==> flow/design.v <==
module stream_fifo #(
    parameter DATA_WIDTH = 32,
    parameter FIFO_LEN = 16
) (
    input logic ACLK,
    input logic ARESETn,
    input logic [DATA_WIDTH-1:0] data_i,
    input logic valid_i,
    output logic ready_o,
    output logic [DATA_WIDTH-1:0]  data_o,
    output logic valid_o,
    input logic ready_i
);
    localparam ADDR_WIDTH = $clog2(FIFO_LEN);
    logic [DATA_WIDTH-1:0] fifo_mem [FIFO_LEN];
    logic [ADDR_WIDTH-1:0] read_ptr, read_ptr_reg;
    logic [ADDR_WIDTH-1:0] write_ptr;
    logic [ADDR_WIDTH:0] count;
    assign data_o = fifo_mem[read_ptr];
    assign valid_o = (count > 0);
    assign ready_o = !(count == FIFO_LEN);
    always_ff @(posedge ACLK or negedge ARESETn) begin
        if (!ARESETn) begin
            read_ptr <= 0;
            write_ptr <= 0;
            count <= 0;
        end
        else begin
            if (valid_i && ready_o) begin
                write_ptr <= (write_ptr == (FIFO_LEN - 1)) ? 0 : write_ptr + 1;
            end
            if (valid_o && ready_i) begin
                read_ptr <= (read_ptr == (FIFO_LEN - 1)) ? 0 : read_ptr + 1;
            end
            if (valid_i && ready_o && !(valid_o && ready_i)) begin
                count <= count + 1;
            end
            else if (!(valid_i && ready_o) && (valid_o && ready_i)) begin
                count <= count - 1;
            end
        end
    end
    always @(posedge ACLK) begin
        if (valid_i && ready_o) begin
            fifo_mem[write_ptr] <= data_i;
        end
    end
endmodule
module algorithm_selector_XY #(
    parameter MAX_ROUTERS_X = 4,
    parameter MAX_ROUTERS_X_WIDTH
    = $clog2(MAX_ROUTERS_X),
    parameter MAX_ROUTERS_Y = 4,
    parameter MAX_ROUTERS_Y_WIDTH
    = $clog2(MAX_ROUTERS_Y),
    parameter ROUTER_X = 0,
    parameter ROUTER_Y = 0,
    parameter CHANNEL_NUMBER = 5
) (
    input  logic [MAX_ROUTERS_X_WIDTH-1:0] target_x_i,
    input  logic [MAX_ROUTERS_Y_WIDTH-1:0] target_y_i,
    output logic [CHANNEL_NUMBER-1:0]      selector_o
);
    assign selector_o[0] = ((target_x_i == ROUTER_X) && (target_y_i == ROUTER_Y));
    assign selector_o[1] = (target_y_i < ROUTER_Y);
    assign selector_o[2] = (target_x_i > ROUTER_X);
    assign selector_o[3] = (target_y_i > ROUTER_Y);
    assign selector_o[4] = (target_x_i < ROUTER_X);
endmodule
module arbiter #(
    parameter AXIS_DATA_WIDTH = 40,
    parameter ID_WIDTH = 4,
    parameter CHANNEL_NUMBER = 5,
    parameter CHANNEL_NUMBER_WIDTH
    = $clog2(CHANNEL_NUMBER),
    parameter MAX_ROUTERS_X = 4,
    parameter MAX_ROUTERS_X_WIDTH
    = $clog2(MAX_ROUTERS_X),
    parameter MAX_ROUTERS_Y = 4,
    parameter MAX_ROUTERS_Y_WIDTH
    = $clog2(MAX_ROUTERS_Y),
    parameter FLIT_WIDTH = AXIS_DATA_WIDTH + 2*(AXIS_DATA_WIDTH/8) + 1 + ID_WIDTH
) (
    input clk_i, rst_n_i,
    input  logic [CHANNEL_NUMBER*FLIT_WIDTH-1:0] in_data_i,
    input  logic [CHANNEL_NUMBER-1:0]            in_valid_i,
    output logic [CHANNEL_NUMBER-1:0]            in_ready_o,
    output logic [FLIT_WIDTH-1:0]                out_data_o,
    output logic                                 out_valid_o,
    input  logic                                 out_ready_i,
    output logic [CHANNEL_NUMBER_WIDTH-1:0] current_grant_o,
    output logic [MAX_ROUTERS_X_WIDTH-1:0] target_x_o,
    output logic [MAX_ROUTERS_Y_WIDTH-1:0] target_y_o
);
    localparam [ID_WIDTH-1:0] ROUTING_HEADER = '0;
    logic [MAX_ROUTERS_X_WIDTH-1:0] target_x_reg [CHANNEL_NUMBER];
    logic [MAX_ROUTERS_Y_WIDTH-1:0] target_y_reg [CHANNEL_NUMBER];
    logic [CHANNEL_NUMBER_WIDTH-1:0] next_grant;
    logic [CHANNEL_NUMBER_WIDTH-1:0] increment;
    logic [CHANNEL_NUMBER-1:0] valid_i;
    logic [CHANNEL_NUMBER*2 - 1:0] shifted_valid_i;
    logic [7:0] packages_left [CHANNEL_NUMBER];
    logic [ID_WIDTH-1:0] out_tid;
    logic [AXIS_DATA_WIDTH-1:0] out_tdata;
    logic out_is_header;
    assign out_tid   = out_data_o[ID_WIDTH-1:0];
    assign out_tdata = out_data_o[FLIT_WIDTH-1 -: AXIS_DATA_WIDTH];
    assign out_is_header = out_valid_o && (out_tid == ROUTING_HEADER);
    assign target_x_o = out_is_header ?
                        out_tdata[
                            MAX_ROUTERS_X_WIDTH+MAX_ROUTERS_Y_WIDTH-1:
                            MAX_ROUTERS_X_WIDTH
                        ] : target_x_reg[current_grant_o];
    assign target_y_o = out_is_header ?
                        out_tdata[
                            MAX_ROUTERS_X_WIDTH-1:0
                        ] : target_y_reg[current_grant_o];
    assign valid_i = in_valid_i;
    assign shifted_valid_i = {valid_i, valid_i} >> current_grant_o;
    always_ff @(posedge clk_i or negedge rst_n_i) begin
        if (!rst_n_i) begin
            current_grant_o <= '0;
            for (int i = 0; i < CHANNEL_NUMBER; i++) begin
                packages_left[i] <= '0;
                target_x_reg[i]  <= '0;
                target_y_reg[i]  <= '0;
            end
        end
        else begin
            if (out_is_header) begin
                packages_left[current_grant_o] <= out_tdata[
                    (MAX_ROUTERS_X_WIDTH+MAX_ROUTERS_Y_WIDTH) * 2
                    +8-1:
                    (MAX_ROUTERS_X_WIDTH+MAX_ROUTERS_Y_WIDTH) * 2
                ];
                target_y_reg[current_grant_o] <= out_tdata[
                    MAX_ROUTERS_X_WIDTH-1:0
                ];
                target_x_reg[current_grant_o] <= out_tdata[
                    MAX_ROUTERS_X_WIDTH+MAX_ROUTERS_Y_WIDTH-1:
                    MAX_ROUTERS_X_WIDTH
                ];
            end
            else begin
                packages_left[current_grant_o] <= packages_left[current_grant_o] - {7'd0, (in_ready_o[current_grant_o] & out_valid_o)};
            end
            if (!in_ready_o[current_grant_o] || !out_valid_o || (packages_left[current_grant_o] == 1 && out_valid_o && in_ready_o[current_grant_o])) begin
                current_grant_o <= next_grant;
            end
        end
    end
    always_comb begin
        next_grant = current_grant_o;
        increment = 0;
        for (int i = CHANNEL_NUMBER-1; i > 0; i--) begin
            if (shifted_valid_i[i]) begin
                increment = i;
            end
        end
        next_grant = ({29'd0, next_grant} + {29'd0, increment}) >= CHANNEL_NUMBER ?
        (next_grant + increment - CHANNEL_NUMBER):
        (next_grant + increment);
    end
    always_comb begin
        in_ready_o = '0;
        out_data_o  = in_data_i[current_grant_o*FLIT_WIDTH +: FLIT_WIDTH];
        out_valid_o = in_valid_i[current_grant_o];
        in_ready_o[current_grant_o] = out_ready_i;
    end
endmodule
module algorithm #(
    parameter AXIS_DATA_WIDTH = 40,
    parameter ID_WIDTH = 4,
    parameter CHANNEL_NUMBER = 5,
    parameter CHANNEL_NUMBER_WIDTH
    = $clog2(CHANNEL_NUMBER),
    parameter MAX_ROUTERS_X = 4,
    parameter MAX_ROUTERS_X_WIDTH
    = $clog2(MAX_ROUTERS_X),
    parameter MAX_ROUTERS_Y = 4,
    parameter MAX_ROUTERS_Y_WIDTH
    = $clog2(MAX_ROUTERS_Y),
    parameter ROUTER_X = 0,
    parameter ROUTER_Y = 0,
    parameter FLIT_WIDTH = AXIS_DATA_WIDTH + 2*(AXIS_DATA_WIDTH/8) + 1 + ID_WIDTH
) (
    input clk_i, rst_n_i,
    input  logic [FLIT_WIDTH-1:0]                in_data_i,
    input  logic                                 in_valid_i,
    output logic                                 in_ready_o,
    output logic [CHANNEL_NUMBER*FLIT_WIDTH-1:0] out_data_o,
    output logic [CHANNEL_NUMBER-1:0]            out_valid_o,
    input  logic [CHANNEL_NUMBER-1:0]            out_ready_i,
    input logic [MAX_ROUTERS_X_WIDTH-1:0] target_x_i,
    input logic [MAX_ROUTERS_Y_WIDTH-1:0] target_y_i
);
    localparam [ID_WIDTH-1:0] ROUTING_HEADER = '0;
    logic [CHANNEL_NUMBER_WIDTH-1:0] ctrl;
    logic [CHANNEL_NUMBER-1:0] selector;
    logic [CHANNEL_NUMBER-1:0] busy;
    logic [CHANNEL_NUMBER-1:0] busy_next;
    logic in_is_header;
    logic in_tlast;
    logic pass;
    assign in_is_header = (in_data_i[ID_WIDTH-1:0] == ROUTING_HEADER);
    assign in_tlast     = in_data_i[ID_WIDTH];
    algorithm_selector_XY #(
       .MAX_ROUTERS_X(MAX_ROUTERS_X),
       .MAX_ROUTERS_Y(MAX_ROUTERS_Y),
       .ROUTER_X(ROUTER_X),
       .ROUTER_Y(ROUTER_Y),
       .CHANNEL_NUMBER(CHANNEL_NUMBER)
    ) algorithm_selector (
        .target_x_i(target_x_i),
        .target_y_i(target_y_i),
        .selector_o(selector)
    );
    always_comb begin
        ctrl = '0;
        for (int i = 0; i < CHANNEL_NUMBER; i++) begin
            if(selector[CHANNEL_NUMBER - 1 - i]) begin
                ctrl = CHANNEL_NUMBER - 1 - i;
            end
        end
    end
    assign pass = !in_is_header || !busy[ctrl];
    always_comb begin
        out_data_o  = '0;
        out_valid_o = '0;
        in_ready_o  = pass ? out_ready_i[ctrl] : 1'b0;
        out_data_o[ctrl*FLIT_WIDTH +: FLIT_WIDTH] = pass ? in_data_i : '0;
        out_valid_o[ctrl] = pass ? in_valid_i : 1'b0;
    end
    always_ff @(posedge clk_i or negedge rst_n_i) begin
        if(!rst_n_i) begin
            busy <= '0;
        end else begin
            busy <= busy_next;
        end
    end
    always_comb begin
        busy_next = busy;
        if (in_valid_i && in_is_header) begin
            busy_next[ctrl] = out_ready_i[ctrl] ? 1'b1 : busy[ctrl];
        end
        else if (in_valid_i) begin
            if (in_tlast && out_ready_i[ctrl]) begin
                busy_next[ctrl] = 1'b0;
            end
        end
    end
endmodule
module router #(
    parameter AXIS_DATA_WIDTH = 40,
    parameter ID_WIDTH = 4,
    parameter CHANNEL_NUMBER = 5,
    parameter BUFFER_LENGTH = 8,
    parameter MAX_ROUTERS_X = 4,
    parameter MAX_ROUTERS_X_WIDTH
    = $clog2(MAX_ROUTERS_X),
    parameter MAX_ROUTERS_Y = 4,
    parameter MAX_ROUTERS_Y_WIDTH
    = $clog2(MAX_ROUTERS_Y),
    parameter ROUTER_X = 1,
    parameter ROUTER_Y = 2,
    parameter STRB_WIDTH = AXIS_DATA_WIDTH/8
)(
    input  clk_i, rst_n_i,
    input  logic [CHANNEL_NUMBER*AXIS_DATA_WIDTH-1:0] in_tdata_i,
    input  logic [CHANNEL_NUMBER*STRB_WIDTH-1:0]      in_tstrb_i,
    input  logic [CHANNEL_NUMBER*STRB_WIDTH-1:0]      in_tkeep_i,
    input  logic [CHANNEL_NUMBER-1:0]                 in_tlast_i,
    input  logic [CHANNEL_NUMBER*ID_WIDTH-1:0]        in_tid_i,
    input  logic [CHANNEL_NUMBER-1:0]                 in_tvalid_i,
    output logic [CHANNEL_NUMBER-1:0]                 in_tready_o,
    output logic [CHANNEL_NUMBER*AXIS_DATA_WIDTH-1:0] out_tdata_o,
    output logic [CHANNEL_NUMBER*STRB_WIDTH-1:0]      out_tstrb_o,
    output logic [CHANNEL_NUMBER*STRB_WIDTH-1:0]      out_tkeep_o,
    output logic [CHANNEL_NUMBER-1:0]                 out_tlast_o,
    output logic [CHANNEL_NUMBER*ID_WIDTH-1:0]        out_tid_o,
    output logic [CHANNEL_NUMBER-1:0]                 out_tvalid_o,
    input  logic [CHANNEL_NUMBER-1:0]                 out_tready_i
);
    localparam FLIT_WIDTH = AXIS_DATA_WIDTH + 2*STRB_WIDTH + 1 + ID_WIDTH;
    logic [CHANNEL_NUMBER*FLIT_WIDTH-1:0] in_flit;
    logic [CHANNEL_NUMBER*FLIT_WIDTH-1:0] queue_o_data;
    logic [CHANNEL_NUMBER-1:0]            queue_o_valid;
    logic [CHANNEL_NUMBER-1:0]            queue_o_ready;
    logic [FLIT_WIDTH-1:0] arbiter_o_data;
    logic                  arbiter_o_valid;
    logic                  arbiter_o_ready;
    logic [CHANNEL_NUMBER*FLIT_WIDTH-1:0] out_flit;
    logic [MAX_ROUTERS_X_WIDTH-1:0] target_x;
    logic [MAX_ROUTERS_Y_WIDTH-1:0] target_y;
    generate
        genvar i;
        for (i = 0; i < CHANNEL_NUMBER; i++) begin : gen_fifos
            assign in_flit[i*FLIT_WIDTH +: FLIT_WIDTH] = {
                in_tdata_i[i*AXIS_DATA_WIDTH +: AXIS_DATA_WIDTH],
                in_tstrb_i[i*STRB_WIDTH +: STRB_WIDTH],
                in_tkeep_i[i*STRB_WIDTH +: STRB_WIDTH],
                in_tlast_i[i],
                in_tid_i[i*ID_WIDTH +: ID_WIDTH]
            };
            assign {
                out_tdata_o[i*AXIS_DATA_WIDTH +: AXIS_DATA_WIDTH],
                out_tstrb_o[i*STRB_WIDTH +: STRB_WIDTH],
                out_tkeep_o[i*STRB_WIDTH +: STRB_WIDTH],
                out_tlast_o[i],
                out_tid_o[i*ID_WIDTH +: ID_WIDTH]
            } = out_flit[i*FLIT_WIDTH +: FLIT_WIDTH];
            stream_fifo #(
                .DATA_WIDTH(FLIT_WIDTH),
                .FIFO_LEN(BUFFER_LENGTH)
            ) q (
                .ACLK(clk_i),
                .ARESETn(rst_n_i),
                .data_i(in_flit[i*FLIT_WIDTH +: FLIT_WIDTH]),
                .valid_i(in_tvalid_i[i]),
                .ready_o(in_tready_o[i]),
                .data_o(queue_o_data[i*FLIT_WIDTH +: FLIT_WIDTH]),
                .valid_o(queue_o_valid[i]),
                .ready_i(queue_o_ready[i])
            );
        end
    endgenerate
    arbiter #(
        .AXIS_DATA_WIDTH(AXIS_DATA_WIDTH),
        .ID_WIDTH(ID_WIDTH),
        .CHANNEL_NUMBER(CHANNEL_NUMBER),
        .MAX_ROUTERS_X(MAX_ROUTERS_X),
        .MAX_ROUTERS_Y(MAX_ROUTERS_Y)
    ) arb (
        .clk_i(clk_i), .rst_n_i(rst_n_i),
        .in_data_i(queue_o_data),
        .in_valid_i(queue_o_valid),
        .in_ready_o(queue_o_ready),
        .out_data_o(arbiter_o_data),
        .out_valid_o(arbiter_o_valid),
        .out_ready_i(arbiter_o_ready),
        .current_grant_o(),
        .target_x_o(target_x),
        .target_y_o(target_y)
    );
    algorithm #(
        .AXIS_DATA_WIDTH(AXIS_DATA_WIDTH),
        .ID_WIDTH(ID_WIDTH),
        .CHANNEL_NUMBER(CHANNEL_NUMBER),
        .MAX_ROUTERS_X(MAX_ROUTERS_X),
        .MAX_ROUTERS_Y(MAX_ROUTERS_Y),
        .ROUTER_X(ROUTER_X),
        .ROUTER_Y(ROUTER_Y)
    ) alg (
        .clk_i(clk_i), .rst_n_i(rst_n_i),
        .in_data_i(arbiter_o_data),
        .in_valid_i(arbiter_o_valid),
        .in_ready_o(arbiter_o_ready),
        .out_data_o(out_flit),
        .out_valid_o(out_tvalid_o),
        .out_ready_i(out_tready_i),
        .target_x_i(target_x),
        .target_y_i(target_y)
    );
endmodule
## Tool chain data of router

The steps from the RTL of router to its reports follow in flow order.
Lines are those of the file above, counted from 1.
Operators: Yosys type, input widths -> output width; for muxes data width and select width s.
Library cell names are shortened.
The mark n/a stands for no value.

| inputs | value |
|---|---|
| top module | router |
| clock port | clk_i |
| cell library | sky130hd |
| timing corner | tt_025C_1v80 |

## Elaborated design

Yosys after proc, flatten, opt, wreduce and memory -nomap, before mapping. Print and check cells are not counted.
Memory sizes are those after Yosys's memory passes, which may raise the word count (mostly to a power of two), join words into wider ones and drop unused or constant bits.

| operators by class | value |
|---|---|
| $add $sub $neg | 27 |
| $mul | 2 |
| $lt $le $gt $ge | 10 |
| eq/ne operators | 22 |
| shift operators | 12 |
| muxes and demuxes | 73 |
| bitwise operators | 5 |
| reduce/logical cells | 62 |

Operator list:

| kind | count |
|---|---|
| $mux 55 | 6 |
| $shiftx 275x32->55 | 1 |
| $shift 55x33->275 | 1 |
| $mux 8 | 16 |
| $mux 3 | 25 |
| $mul 3x6->9 const B | 2 |
| $pmux 8 s5 | 1 |
| $mux 4 | 10 |
| $eq 3x3->1 const B | 11 |
| $neg 32->33 | 1 |
| $ge 32x3->1 const B | 1 |
| $add 3x1->3 const B | 10 |
| $logic_and 1x1->1 | 25 |
| $add 4x1->4 const B | 5 |
| $sub 4x1->4 const B | 5 |
| $gt 4x1->1 const B | 5 |
| $eq 4x4->1 const B | 5 |
| $shiftx 5x3->1 | 4 |
| $pmux 2 s5 | 2 |
| $logic_not 1->1 | 19 |
| $shift 1x4->5 | 3 |
| $mux 5 | 3 |
| $reduce_bool 2->1 | 7 |
| $reduce_and 2->1 | 6 |
| $shift 1x4->5 const A | 2 |
| $shr 10x3->5 | 1 |
| $or 5x5->5 | 2 |
| $neg 3->4 | 2 |

Not listed: further kinds 21, cells in them 32.

| storage and ports | value |
|---|---|
| register bits | 118 |
| bits in writable memories | 2200 |
| memories | 5 |
| input port bits | 287 |
| output and inout bits | 285 |

Memories:

| name | depth | width | read ports | wr ports | RTL line | RTL |
|---|---|---|---|---|---|---|
| gen_fifos[0].q.fifo_mem | 8 | 55 | 1 | 1 | 15 | `logic [DATA_WIDTH-1:0] fifo_mem [FIFO_LEN];` |
| gen_fifos[1].q.fifo_mem | 8 | 55 | 1 | 1 | 15 |  |
| gen_fifos[2].q.fifo_mem | 8 | 55 | 1 | 1 | 15 |  |
| gen_fifos[3].q.fifo_mem | 8 | 55 | 1 | 1 | 15 |  |
| gen_fifos[4].q.fifo_mem | 8 | 55 | 1 | 1 | 15 |  |

## Logic depth

Depth = most cells in a row (Yosys ltp): at word level without a register or memory, in the mapped netlist without a sequential cell, where the memories' decode and read muxes count.

| depth | value |
|---|---|
| word-level depth | 21 |
| ABC_AREA | 0 |
| mapped depth | 26 |
| mapped depth without buffers | 21 |

## After synthesis

The flow's flattened synthesis, as Yosys stat reports it; memories are mapped. The netlist is that of the ABC_AREA named above (0 if unset); the other value can give another one.

Cell types:

| type | count | area in all (um^2) |
|---|---|---|
| edfxtp_1 | 2200 | 6.61E+04 |
| mux4_2 | 563 | 1.27E+04 |
| mux2i_1 | 311 | 3.11E+03 |
| dfrtp_1 | 118 | 2.95E+03 |
| nor2_1 | 345 | 1.29E+03 |
| ha_1 | 51 | 638.112 |
| nand2_1 | 162 | 608.083 |
| mux2_2 | 48 | 540.518 |
| clkbuf_1 | 134 | 502.982 |
| o22ai_1 | 62 | 387.872 |
| a21oi_1 | 57 | 285.274 |
| o21ai_0 | 54 | 270.259 |
| buf_1 | 69 | 258.998 |
| nor3_1 | 36 | 180.173 |
| a22oi_1 | 23 | 172.666 |
| xnor2_1 | 19 | 166.41 |
| buf_2 | 30 | 150.144 |
| nand2b_1 | 23 | 143.888 |

Other cell types: 59; their cells: 276.

| mapped netlist | value |
|---|---|
| cells in the netlist | 4581 |
| synthesis area | 92487.5 um^2 |
| area of sequential cells | 69016.2 um^2 |
| flip-flop cells | 2318 |
| buffers | 248 |

The figures by module come from a second, unflattened synthesis with its own total; it is not the netlist above.

| unflattened totals | value |
|---|---|
| cell total of the unflattened synthesis | 4592 |
| area (unflattened synthesis) | 94748.4 um^2 |

Rows give one instance, submodules left out.

Modules:

| module | instances | cells | area (um^2) |
|---|---|---|---|
| stream_fifo | 5 | 702 | 17172.7 |
| arbiter | 1 | 675 | 5939.4 |
| algorithm | 1 | 402 | 2915.3 |
| algorithm_selector_XY | 1 | 5 | 30.0 |
| router | 1 | 0 | 0.0 |

## Path before layout

Source: OpenSTA report_checks on the synthesized netlist (no wires, ideal clock, input and output delay 20% of the period each), path of least setup slack; recovery checks are left aside. Register names are those of the netlist, which keeps one name where synthesis merged equal registers.

| path after synthesis | value |
|---|---|
| kind | input -> register |
| start point | in in_tvalid_i[4] |
| end point | mem gen_fifos[4].q.fifo_mem[0][0] |
| period | 7500 ps |
| external input delay | 1500 ps |
| launch time at the first pin | 1500 ps |
| data arrival time | 6880 ps |
| required time | 6896 ps |
| setup slack | 16 ps |
| delay of the path | 5984 ps |
| stages | 2 |
| buffers on the path | 0 |
| synthesis period reached | 7484 ps |

"delay of the path" = arrival - input delay + setup time.
"stages" counts driving pins, that of a launching flip-flop among them; a cell with two outputs on the path counts twice.
"synthesis period reached" = period - worst setup slack (recovery checks aside). The figure is calculated, with input and output delays left at 20% of the set period.
Between the ends stands the longest chain of elaborated cells between them, by number of cells; it is not shown to be the way that was timed. Of several equally long chains one is given.
A line is the first line of the expression or statement that the cell stems from. Yosys adds cells for indexed reads and writes and turns some case tables into memories.
Only ways into the end's enable, where the timed path ends, are counted here.

| between the ends, after synthesis | value |
|---|---|
| path through | nand2_1 > nor4_1 |
| length of the longest elaborated chain | 2 |
| elaborated cells on any way between the ends | 3 |
| those cells by class | mux: 2; reduce/logical: 1 |

Ends and longest elaborated chain, after synthesis:

| element | RTL line | RTL |
|---|---|---|
| start: declaration | 274 | `input  logic [CHANNEL_NUMBER-1:0]                 in_tvalid_i,` |
| $logic_and 1x1->1 | 44 | `if (valid_i && ready_o) begin` |
| $mux 3 | 44 |  |
| end: declaration | 15 | `logic [DATA_WIDTH-1:0] fifo_mem [FIFO_LEN];` |

## Worst path after layout

Path of least setup slack in the final report of entry A (OpenROAD, finished layout, wires in). Where an end is a register, its clock arrival counts in the times.
The path's times are printed in steps of 10 ps; the period is the one set.

| path post-layout | value |
|---|---|
| kind | register -> output |
| start point | reg gen_fifos[0].q.read_ptr[0] |
| end point | out out_tdata_o[189] |
| period | 7500 ps |
| external output delay | 1500 ps |
| launch time at the first pin | 800 ps |
| data arrival time | 5080 ps |
| required time | 6000 ps |
| setup slack | 920 ps |
| stages | 19 |
| buffers on the path | 7 |

Between the ends stands the longest chain of elaborated cells between them, by number of cells; it is not shown to be the way that was timed. Of several equally long chains one is given.
The chain passes a memory read, where the word-level depth is cut; so it can be longer than that depth.

| between the ends, post-layout | value |
|---|---|
| path through | dfrtp_4 > buf_12 > mux4_2 > nor2_4 > nor3_2 > buf_4 > nor4_4 > buf_4 > and3_4 > nand3_4 > buf_12 > mux2i_4 > ha_2 > mux2_4 > or3_4 > buf_12 > buf_6 > nor2_2 > buf_2 |
| length of the longest elaborated chain | 16 |
| elaborated cells on any way between the ends | 26 |
| those cells by class | add/sub: 1; mul: 1; compare: 4; eq/ne: 2; shift: 3; mux: 8; reduce/logical: 6; memory: 1 |

Ends and longest elaborated chain, post-layout:

| element | RTL line | RTL |
|---|---|---|
| start: declaration | 16 | `logic [ADDR_WIDTH-1:0] read_ptr, read_ptr_reg;` |
| start: assignment | 24 | `read_ptr <= 0;` |
| start: assignment | 33 | `read_ptr <= (read_ptr == (FIFO_LEN - 1)) ? 0 : read_ptr + 1;` |
| $mem_v2 8x55 | 15 | `logic [DATA_WIDTH-1:0] fifo_mem [FIFO_LEN];` |
| $shiftx 275x32->55 | 166 | `out_data_o  = in_data_i[current_grant_o*FLIT_WIDTH +: FLIT_WIDTH];` |
| $logic_not 4->1 | 108 | `assign out_is_header = out_valid_o && (out_tid == ROUTING_HEADER);` |
| $logic_and 1x1->1 | 108 |  |
| $mux 2 | 109 |  |
| $lt 2x1->1 | 68 |  |
| $mux 3 (5 in a row) | 221 | `if(selector[CHANNEL_NUMBER - 1 - i]) begin` |
| $shiftx 5x3->1 | 226 | `assign pass = !in_is_header \|\| !busy[ctrl];` |
| $logic_not 1->1 | 226 |  |
| $logic_or 1x1->1 | 226 |  |
| $mux 55 | 231 | `out_data_o[ctrl*FLIT_WIDTH +: FLIT_WIDTH] = pass ? in_data_i : '0;` |
| $shift 55x33->275 | 231 |  |
| end: declaration | 276 | `output logic [CHANNEL_NUMBER*AXIS_DATA_WIDTH-1:0] out_tdata_o,` |

Memo
Re: implementation data of router

Measured data: module router, platform sky130hd, 4 stored runs of the flow under differing settings, order arbitrary. Input and output delays are each 20% of the period that was set; the output load is 0.01 pF.
By "achieved clock period" is meant the clock period of the run minus its worst setup slack. This is arithmetic on one report: input and output delays are still those of the set period (20% each).
"time on the worst setup path" means the part of the period allowed to the worst setup path (the constraints hold back 20% at inputs and 20% at outputs) less its slack; where the path has registers, the arrival times of their clocks count too.
"total power after layout" rests on the timing tool's default activity at the inputs, not on a simulated workload.
"time on the worst setup path" is known to 10 ps.
A setting shown as . is not set for that run.

| run | CAP_MARGIN | CORE_ASPECT_RATIO | CORE_MARGIN | CORE_UTILIZATION | CTS_CLUSTER_DIAMETER | CTS_CLUSTER_SIZE | GPL_ROUTABILITY_DRIVEN | GPL_TIMING_DRIVEN | MAX_ROUTING_LAYER | PLACE_DENSITY | SETUP_SLACK_MARGIN | SLEW_MARGIN | period_ns | ABC_AREA | CELL_PAD_IN_SITES_GLOBAL_PLACEMENT | HOLD_SLACK_MARGIN | MIN_ROUTING_LAYER | PLACE_DENSITY_LB_ADDON | TNS_END_PERCENT | Yosys chip area after synthesis (um^2) | area of the die (um^2) | standard-cell area after layout (um^2) | post-layout utilization (%) | setup slack of the worst path (ps) | total negative slack on setup checks (ps) | post-route worst hold slack (ps) | total power after layout (µW) | achieved clock period (ps) | time on the worst setup path (ps) | type of the worst setup path |
|---|---|---|---|---|---|---|---|---|---|---|---|---|---|---|---|---|---|---|---|---|---|---|---|---|---|---|---|---|---|---|
| entry A | 20 | 1.47 | 5 | 45 | 223 | 48 | 0 | 1 | met4 | 0.4 | 1.48 | 0 | 7.5 | . | . | . | . | . | . | 92487.5 | 214865.0 | 107327.0 | 52.6 | 918 | 0 | 500 | 46211 | 6582 | 5080 | register -> output |
| entry B | 20 | 1.35 | 2 | 25 | 157 | . | . | 0 | . | . | . | 15 | 7.5 | 0 | 2 | 0.09 | met2 | 0.17 | 15 | 92487.5 | 374886.0 | 118034.0 | 32.0 | -33 | -33 | 488 | 56201 | 7533 | 6030 | register -> output |
| entry C | 20 | 1.35 | 2 | 25 | . | . | . | . | . | . | . | 15 | 7.5 | 0 | 2 | 0.09 | met2 | 0.17 | . | 92487.5 | 374886.0 | 114770.0 | 31.1 | 234 | 0 | 485 | 54006 | 7266 | 5770 | register -> output |
| entry D | 20 | . | 2 | 45 | . | . | . | . | . | 0.6 | . | 20 | 7.4 | . | . | . | . | . | . | 92487.5 | 209169.0 | 109954.0 | 53.8 | 120 | 0 | 483 | 49277 | 7280 | 5800 | register -> output |
